==> flow/design.v <==
`timescale 1ns / 1ps
module compff2(ce,clk,x1,img1,x2,img2,y1,img3,y2,img4);
input ce,clk;
input signed [15:0] x1,img1,x2,img2;
output reg signed [15:0] y1,img3,y2,img4;
always @(posedge clk)
begin
y1 <= x1+x2;
img3 <= img1+ img2 ;
y2 <= x1-x2;
img4 <= img1 - img2;
end
endmodule
`timescale 1ns / 1ps
module compff4(ce,clk,xa1,imga1,xa2,imga2,xa3,imga3,xa4,imga4,yb1,imgb1,yb2,imgb2,yb3,imgb3,yb4,imgb4);
input ce,clk;
input signed[15:0] xa1,imga1,xa2,imga2,xa3,imga3,xa4,imga4;
output reg signed [15:0]yb1,imgb1,yb2,imgb2,yb3,imgb3,yb4,imgb4;
wire signed [15:0] yc1,imgc1,yc2,imgc2,yc3,imgc3,yc4,imgc4;
compff2 a0(ce,clk,xa1,imga1,xa3,imga3,yc1,imgc1,yc2,imgc2);
compff2 a1(ce,clk,xa2,imga2,xa4,imga4,yc3,imgc3,yc4,imgc4);
always @(posedge clk)
begin 
yb1 <= yc1 + yc3;
imgb1 <= imgc1 + imgc3;
yb2 <= yc2 + imgc4;
imgb2 <=  imgc2 - yc4 ;
yb3 <= yc1 - yc3;
imgb3 <= imgc1 - imgc3;
yb4 <= yc2 - imgc4;
imgb4 <= imgc2 +  yc4 ;
end
endmodule
`timescale 1ns / 1ps
module compff8(ce,clk,xg1,imgg1,xg2,imgg2,xg3,imgg3,xg4,imgg4,xg5,imgg5,xg6,imgg6,xg7,imgg7,xg8,imgg8,yh1,imgh1,yh2,imgh2,yh3,imgh3,yh4,imgh4,yh5,imgh5,yh6,imgh6,yh7,imgh7,yh8,imgh8);
input ce,clk;
input signed[15:0] xg1,imgg1,xg2,imgg2,xg3,imgg3,xg4,imgg4,xg5,imgg5,xg6,imgg6,xg7,imgg7,xg8,imgg8;
output reg signed[15:0] yh1,imgh1,yh2,imgh2,yh3,imgh3,yh4,imgh4,yh5,imgh5,yh6,imgh6,yh7,imgh7,yh8,imgh8;
wire signed [15:0] ya[7:0],imga[7:0];
compff4 b1(ce,clk,xg1,imgg1,xg3,imgg3,xg5,imgg5,xg7,imgg7,ya[0],imga[0],ya[1],imga[1],ya[2],imga[2],ya[3],imga[3]);
compff4 b2(ce,clk,xg2,imgg2,xg4,imgg4,xg6,imgg6,xg8,imgg8,ya[4],imga[4],ya[5],imga[5],ya[6],imga[6],ya[7],imga[7]);
function signed [15:0] m707;
input signed [15:0] s;
reg signed [31:0] p;
begin
p = s * 32'sd23167 + 32'sd16384;
m707 = p[30:15];
end
endfunction
always @(posedge clk)                
begin
yh1 <= ya[0] + ya[4]  ;
imgh1 <= imga[0] + imga[4] ;
yh2 <= ya[1]+ m707(ya[5] + imga[5]) ;
imgh2 <= imga[1]+ m707(imga[5] - ya[5]) ;
yh3 <= ya[2] + imga[6];
imgh3 <= imga[2] - ya[6];
yh4 <= ya[3] + m707(imga[7] - ya[7]);
imgh4 <= imga[3] - m707(ya[7] + imga[7]);
yh5 <= ya[0] - ya[4];
imgh5 <= imga[0] - imga[4];
yh6 <= ya[1] - m707(ya[5] + imga[5]);
imgh6 <= imga[1] + m707( ya[5] - imga[5]);
yh7 <= ya[2] - imga[6];
imgh7 <= imga[2] + ya[6];
yh8 <= ya[3] + m707(ya[7] - imga[7]);
imgh8 <= imga[3] + m707(ya[7] + imga[7]);
end
endmodule
==> Tool chain data of compff8 <==
Tool output for the design above, in the order of the flow.
Lines are those of the file above, counted from 1.
{ "inputs": {"design": "compff8", "clock": "clk", "lib": "sky130hd", "corner": "tt_025C_1v80"} }

==> Word-level counts <==
Yosys after proc, flatten, opt, wreduce and memory -nomap, before mapping. Enables and synchronous resets that opt folds into registers are not counted as muxes. Print and check cells are not counted. Equal cells are merged and count once.
{ "classes": {"add_sub_neg": 60, "mul": 6} }
{ "ops": {"columns": ["cell", "count"], "rows": [
  ["multiplier 16 x 16 -> 31 bit with constant B", 6],
  ["adder 16 bit", 28],
  ["subtractor 16 bit", 26],
  ["adder 31 x 16 -> 31 bit with constant B", 6]
]} }
{ "word_totals": {"reg_bits": 768, "input_bits": 258, "out_inout_bits": 256, "wordCells": 114} }

==> Logic depth <==
Yosys ltp: most cells in a row. Word level: on the elaborated netlist, between registers, memories and ports. Mapped: between sequential cells and ports; inverters and the memories' decode and read muxes count.
{ "logic_depth": {"word_depth": 4, "ABC_AREA": 1, "depth_mapped": 51, "mapped_depth_nobuf": 49} }

==> Netlist <==
Yosys stat after the flow's synthesis: flattened, memories mapped to cells. It holds for the ABC_AREA given above (unset counts as 0); a run with the other value may have another netlist.
{ "by_type": {"columns": ["cell", "count", "type_area_um2"], "rows": [
  ["sky130_fd_sc_hd__ha_1", 1529, 1.91E+04],
  ["sky130_fd_sc_hd__dfxtp_1", 746, 1.49E+04],
  ["sky130_fd_sc_hd__fa_1", 730, 1.46E+04],
  ["sky130_fd_sc_hd__inv_1", 2753, 1.03E+04],
  ["sky130_fd_sc_hd__nand2_1", 1806, 6.78E+03],
  ["sky130_fd_sc_hd__xor2_1", 764, 6.69E+03],
  ["sky130_fd_sc_hd__a21oi_1", 866, 4.33E+03],
  ["sky130_fd_sc_hd__nor2_1", 615, 2.31E+03],
  ["sky130_fd_sc_hd__nand3_1", 420, 2.1E+03],
  ["sky130_fd_sc_hd__o21ai_0", 396, 1.98E+03],
  ["sky130_fd_sc_hd__xnor2_1", 132, 1.16E+03],
  ["sky130_fd_sc_hd__nor3_1", 149, 745.715],
  ["sky130_fd_sc_hd__o31ai_1", 74, 555.533],
  ["sky130_fd_sc_hd__nand4_1", 88, 550.528],
  ["sky130_fd_sc_hd__o21bai_1", 67, 502.982],
  ["sky130_fd_sc_hd__a21boi_0", 59, 442.925],
  ["sky130_fd_sc_hd__clkbuf_1", 118, 442.925],
  ["sky130_fd_sc_hd__a21o_1", 50, 375.36]
]} }
Other cell types: 36; their cells: 478.
{ "mapped": {"mapped_cells": 11840, "area_mm2": 0.0914815, "sequential_area_mm2": 0.0149343, "flip_flops": 746, "n_buf": 188} }

==> Worst setup path after synthesis <==
Source: OpenSTA report_checks on the synthesized netlist (no wires, ideal clock, input and output delay 20% of the period each), path of least setup slack; recovery checks are left aside. Register names are those of the netlist, which keeps one name where synthesis merged equal registers.
{ "synth_path": {"kind": "flip-flop to flip-flop", "start": "register b2.imgb2[13]", "end": "register yh6[13]", "period_ns": 12.0, "setup_time_ns": 0.072, "launch_ns": 0.000, "arrival_ns": 7.933, "required_time_ns": 11.928, "path_slack_ns": 3.996, "delay_ns": 8.005, "path_stages": 43, "synth_period_reached_ns": 8.004} }
"delay_ns" = arrival - input delay + setup time.
"path_stages" counts driving pins, that of a launching flip-flop among them; a cell with two outputs on the path counts twice.
"synth_period_reached_ns" is the clock period less the worst setup slack; recovery checks do not enter. This is arithmetic on one report: input and output delays are still those of the set period (20% each).
Between the ends stands the longest chain of elaborated cells between them, by number of cells; it is not shown to be the way that was timed. Of several equally long chains one is given.
A line is the first line of the expression or statement that the cell stems from. Yosys adds cells for indexed reads and writes and turns some case tables into memories.
{ "synth_between": {"cell_sequence": "sky130_fd_sc_hd__dfxtp_1 -> sky130_fd_sc_hd__inv_1 -> sky130_fd_sc_hd__ha_1 -> sky130_fd_sc_hd__buf_6 -> sky130_fd_sc_hd__clkinv_1 -> sky130_fd_sc_hd__nand2_1 -> sky130_fd_sc_hd__nor3_1 -> sky130_fd_sc_hd__inv_1 -> sky130_fd_sc_hd__nor2_1 -> sky130_fd_sc_hd__nor2_1 -> sky130_fd_sc_hd__nand3_1 -> sky130_fd_sc_hd__nand2_2 -> sky130_fd_sc_hd__inv_1 -> sky130_fd_sc_hd__ha_1 -> sky130_fd_sc_hd__or2_2 -> sky130_fd_sc_hd__ha_1 -> sky130_fd_sc_hd__xor2_1 -> sky130_fd_sc_hd__fa_1 -> [... 7 more ...] -> sky130_fd_sc_hd__clkbuf_1 -> sky130_fd_sc_hd__nand2_1 -> sky130_fd_sc_hd__nor2_1 -> sky130_fd_sc_hd__inv_1 -> sky130_fd_sc_hd__nor2_1 -> sky130_fd_sc_hd__and3_1 -> sky130_fd_sc_hd__nand2_1 -> sky130_fd_sc_hd__nand3_1 -> sky130_fd_sc_hd__xnor2_1 -> sky130_fd_sc_hd__inv_1 -> sky130_fd_sc_hd__ha_1 -> sky130_fd_sc_hd__clkbuf_1 -> sky130_fd_sc_hd__inv_1 -> sky130_fd_sc_hd__a21o_1 -> sky130_fd_sc_hd__a31oi_1 -> sky130_fd_sc_hd__nand3_1 -> sky130_fd_sc_hd__a31oi_1 -> sky130_fd_sc_hd__xor2_1", "elab_chain_len": 4, "cells_between": 4, "classes_between": "add/sub: 3; mul: 1"} }
{ "synth_lines": {"columns": ["item", "line_no", "rtl"], "rows": [
  ["start, declared", 18, "output reg signed [15:0]yb1,imgb1,yb2,imgb2,yb3,imgb3,yb4,imgb4;"],
  ["start, assigned", 27, "imgb2 <=  imgc2 - yc4 ;"],
  ["adder 16 bit", 62, "yh6 <= ya[1] - m707(ya[5] + imga[5]);"],
  ["multiplier 16 x 16 -> 31 bit", 46, "p = s * 32'sd23167 + 32'sd16384;"],
  ["adder 31 x 16 -> 31 bit", 46, null],
  ["subtractor 16 bit", 62, null],
  ["end, assigned", 62, null],
  ["end, declared", 38, "output reg signed[15:0] yh1,imgh1,yh2,imgh2,yh3,imgh3,yh4,imgh4,yh5,imgh5,yh6,imgh6,yh7,imgh7,yh8,imgh8;"]
]} }

==> Path in the finished layout <==
From the final timing report of flow run A: the path of least setup slack in the routed layout; clock arrival at registers is part of the times.
{ "layout_path": {"kind": "flip-flop to flip-flop", "start": "register b2.yb4[12]", "end": "register imgh4[13]", "period_ns": 10.3, "setup_time_ns": 0.04, "launch_ns": 0.76, "arrival_ns": 8.89, "required_time_ns": 11.13, "path_slack_ns": 2.24, "path_stages": 36} }
Between the ends stands the longest chain of elaborated cells between them, by number of cells; it is not shown to be the way that was timed. Of several equally long chains one is given.
{ "layout_between": {"cell_sequence": "sky130_fd_sc_hd__dfxtp_2 -> sky130_fd_sc_hd__ha_4 -> sky130_fd_sc_hd__buf_4 -> sky130_fd_sc_hd__o21bai_1 -> sky130_fd_sc_hd__a21oi_1 -> sky130_fd_sc_hd__nor2_1 -> sky130_fd_sc_hd__nor3_2 -> sky130_fd_sc_hd__nand2_1 -> sky130_fd_sc_hd__nand2_1 -> sky130_fd_sc_hd__nand2_2 -> sky130_fd_sc_hd__buf_6 -> sky130_fd_sc_hd__fa_2 -> sky130_fd_sc_hd__fa_1 -> sky130_fd_sc_hd__inv_2 -> sky130_fd_sc_hd__fa_1 -> sky130_fd_sc_hd__fa_1 -> sky130_fd_sc_hd__fa_1 -> sky130_fd_sc_hd__inv_2 -> sky130_fd_sc_hd__fa_1 -> sky130_fd_sc_hd__inv_2 -> sky130_fd_sc_hd__ha_4 -> sky130_fd_sc_hd__nand2_4 -> sky130_fd_sc_hd__inv_1 -> sky130_fd_sc_hd__a21oi_2 -> sky130_fd_sc_hd__o21bai_2 -> sky130_fd_sc_hd__inv_2 -> sky130_fd_sc_hd__nand2_4 -> sky130_fd_sc_hd__xor2_4 -> sky130_fd_sc_hd__ha_2 -> sky130_fd_sc_hd__inv_1 -> sky130_fd_sc_hd__a21oi_1 -> sky130_fd_sc_hd__o21ai_1 -> sky130_fd_sc_hd__nand2_1 -> sky130_fd_sc_hd__nand3_2 -> sky130_fd_sc_hd__a31oi_2 -> sky130_fd_sc_hd__xor2_1", "elab_chain_len": 4, "cells_between": 4, "classes_between": "add/sub: 3; mul: 1"} }
{ "layout_lines": {"columns": ["item", "line_no", "rtl"], "rows": [
  ["start, declared", 18, "output reg signed [15:0]yb1,imgb1,yb2,imgb2,yb3,imgb3,yb4,imgb4;"],
  ["start, assigned", 30, "yb4 <= yc2 - imgc4;"],
  ["adder 16 bit", 59, "imgh4 <= imga[3] - m707(ya[7] + imga[7]);"],
  ["multiplier 16 x 16 -> 31 bit", 46, "p = s * 32'sd23167 + 32'sd16384;"],
  ["adder 31 x 16 -> 31 bit", 46, null],
  ["subtractor 16 bit", 59, null],
  ["end, assigned", 59, null],
  ["end, declared", 38, "output reg signed[15:0] yh1,imgh1,yh2,imgh2,yh3,imgh3,yh4,imgh4,yh5,imgh5,yh6,imgh6,yh7,imgh7,yh8,imgh8;"]
]} }

==> runs of compff8 <==
Measured results for compff8: 3 stored runs of the Yosys and OpenROAD flow on sky130hd. The settings differ; the order carries no meaning. The constraints put input and output delay at 20% of the set period each and load the outputs with 0.01 pF.
"achieved_period_ns": clock period set for the run, less the worst setup slack. It is reckoned from that one timing run; input and output delays stay at 20% of the period that was set.
"worst_path_ns" = time allowed to the worst setup path (clock period - input delay - output delay, where it has them) - its slack; a late launch clock adds to it, a late capture clock takes from it.
[
  {
    "run": "flow run A",
    "settings": { "ABC_AREA": 1, "CELL_PAD_IN_SITES_DETAIL_PLACEMENT": 1, "CELL_PAD_IN_SITES_GLOBAL_PLACEMENT": 2, "CTS_CLUSTER_DIAMETER": 299, "CTS_CLUSTER_SIZE": 80, "HOLD_SLACK_MARGIN": 0.17, "MAX_ROUTING_LAYER": "met4", "MIN_ROUTING_LAYER": "met2", "PLACE_DENSITY_LB_ADDON": 0.2, "SETUP_SLACK_MARGIN": 2.37, "period_ns": 10.3, "CAP_MARGIN": 20, "CORE_MARGIN": 2, "CORE_UTILIZATION": 40, "SLEW_MARGIN": 20 },
    "results": { "finish.utilization_frac": 0.49, "ws_setup_ns": 2.236, "hold_ws_ns": 0.645, "worst_path_ns": 8.06, "worstPathKind": "flip-flop to flip-flop", "yosys_chip_area_mm2": 0.0914815, "total_die_area_mm2": 0.232546, "final_setup_tns_ns": 0.000, "achieved_period_ns": 8.064, "final_stdcell_area_mm2": 0.111476 }
  },
  {
    "run": "flow run B",
    "settings": { "SETUP_SLACK_MARGIN": 2.27, "period_ns": 11.2, "CAP_MARGIN": 20, "CORE_MARGIN": 2, "CORE_UTILIZATION": 40, "SLEW_MARGIN": 20 },
    "results": { "finish.utilization_frac": 0.492, "ws_setup_ns": 1.823, "hold_ws_ns": 0.604, "worst_path_ns": 9.38, "worstPathKind": "flip-flop to flip-flop", "yosys_chip_area_mm2": 0.0827619, "total_die_area_mm2": 0.210557, "final_setup_tns_ns": 0.000, "achieved_period_ns": 9.377, "final_stdcell_area_mm2": 0.100887 }
  },
  {
    "run": "flow run C",
    "settings": { "CORE_MARGIN": 7, "CORE_UTILIZATION": 60, "CTS_CLUSTER_DIAMETER": 336, "CTS_CLUSTER_SIZE": 42, "GPL_ROUTABILITY_DRIVEN": 0, "MAX_ROUTING_LAYER": "met4", "PLACE_DENSITY_LB_ADDON": 0.15, "SLEW_MARGIN": 0, "TNS_END_PERCENT": 45, "period_ns": 14.2, "CAP_MARGIN": 20 },
    "results": { "finish.utilization_frac": 0.66, "ws_setup_ns": 2.828, "hold_ws_ns": 0.603, "worst_path_ns": 11.37, "worstPathKind": "flip-flop to flip-flop", "yosys_chip_area_mm2": 0.0827619, "total_die_area_mm2": 0.148529, "final_setup_tns_ns": 0.000, "achieved_period_ns": 11.372, "final_stdcell_area_mm2": 0.0905606 }
  }
]
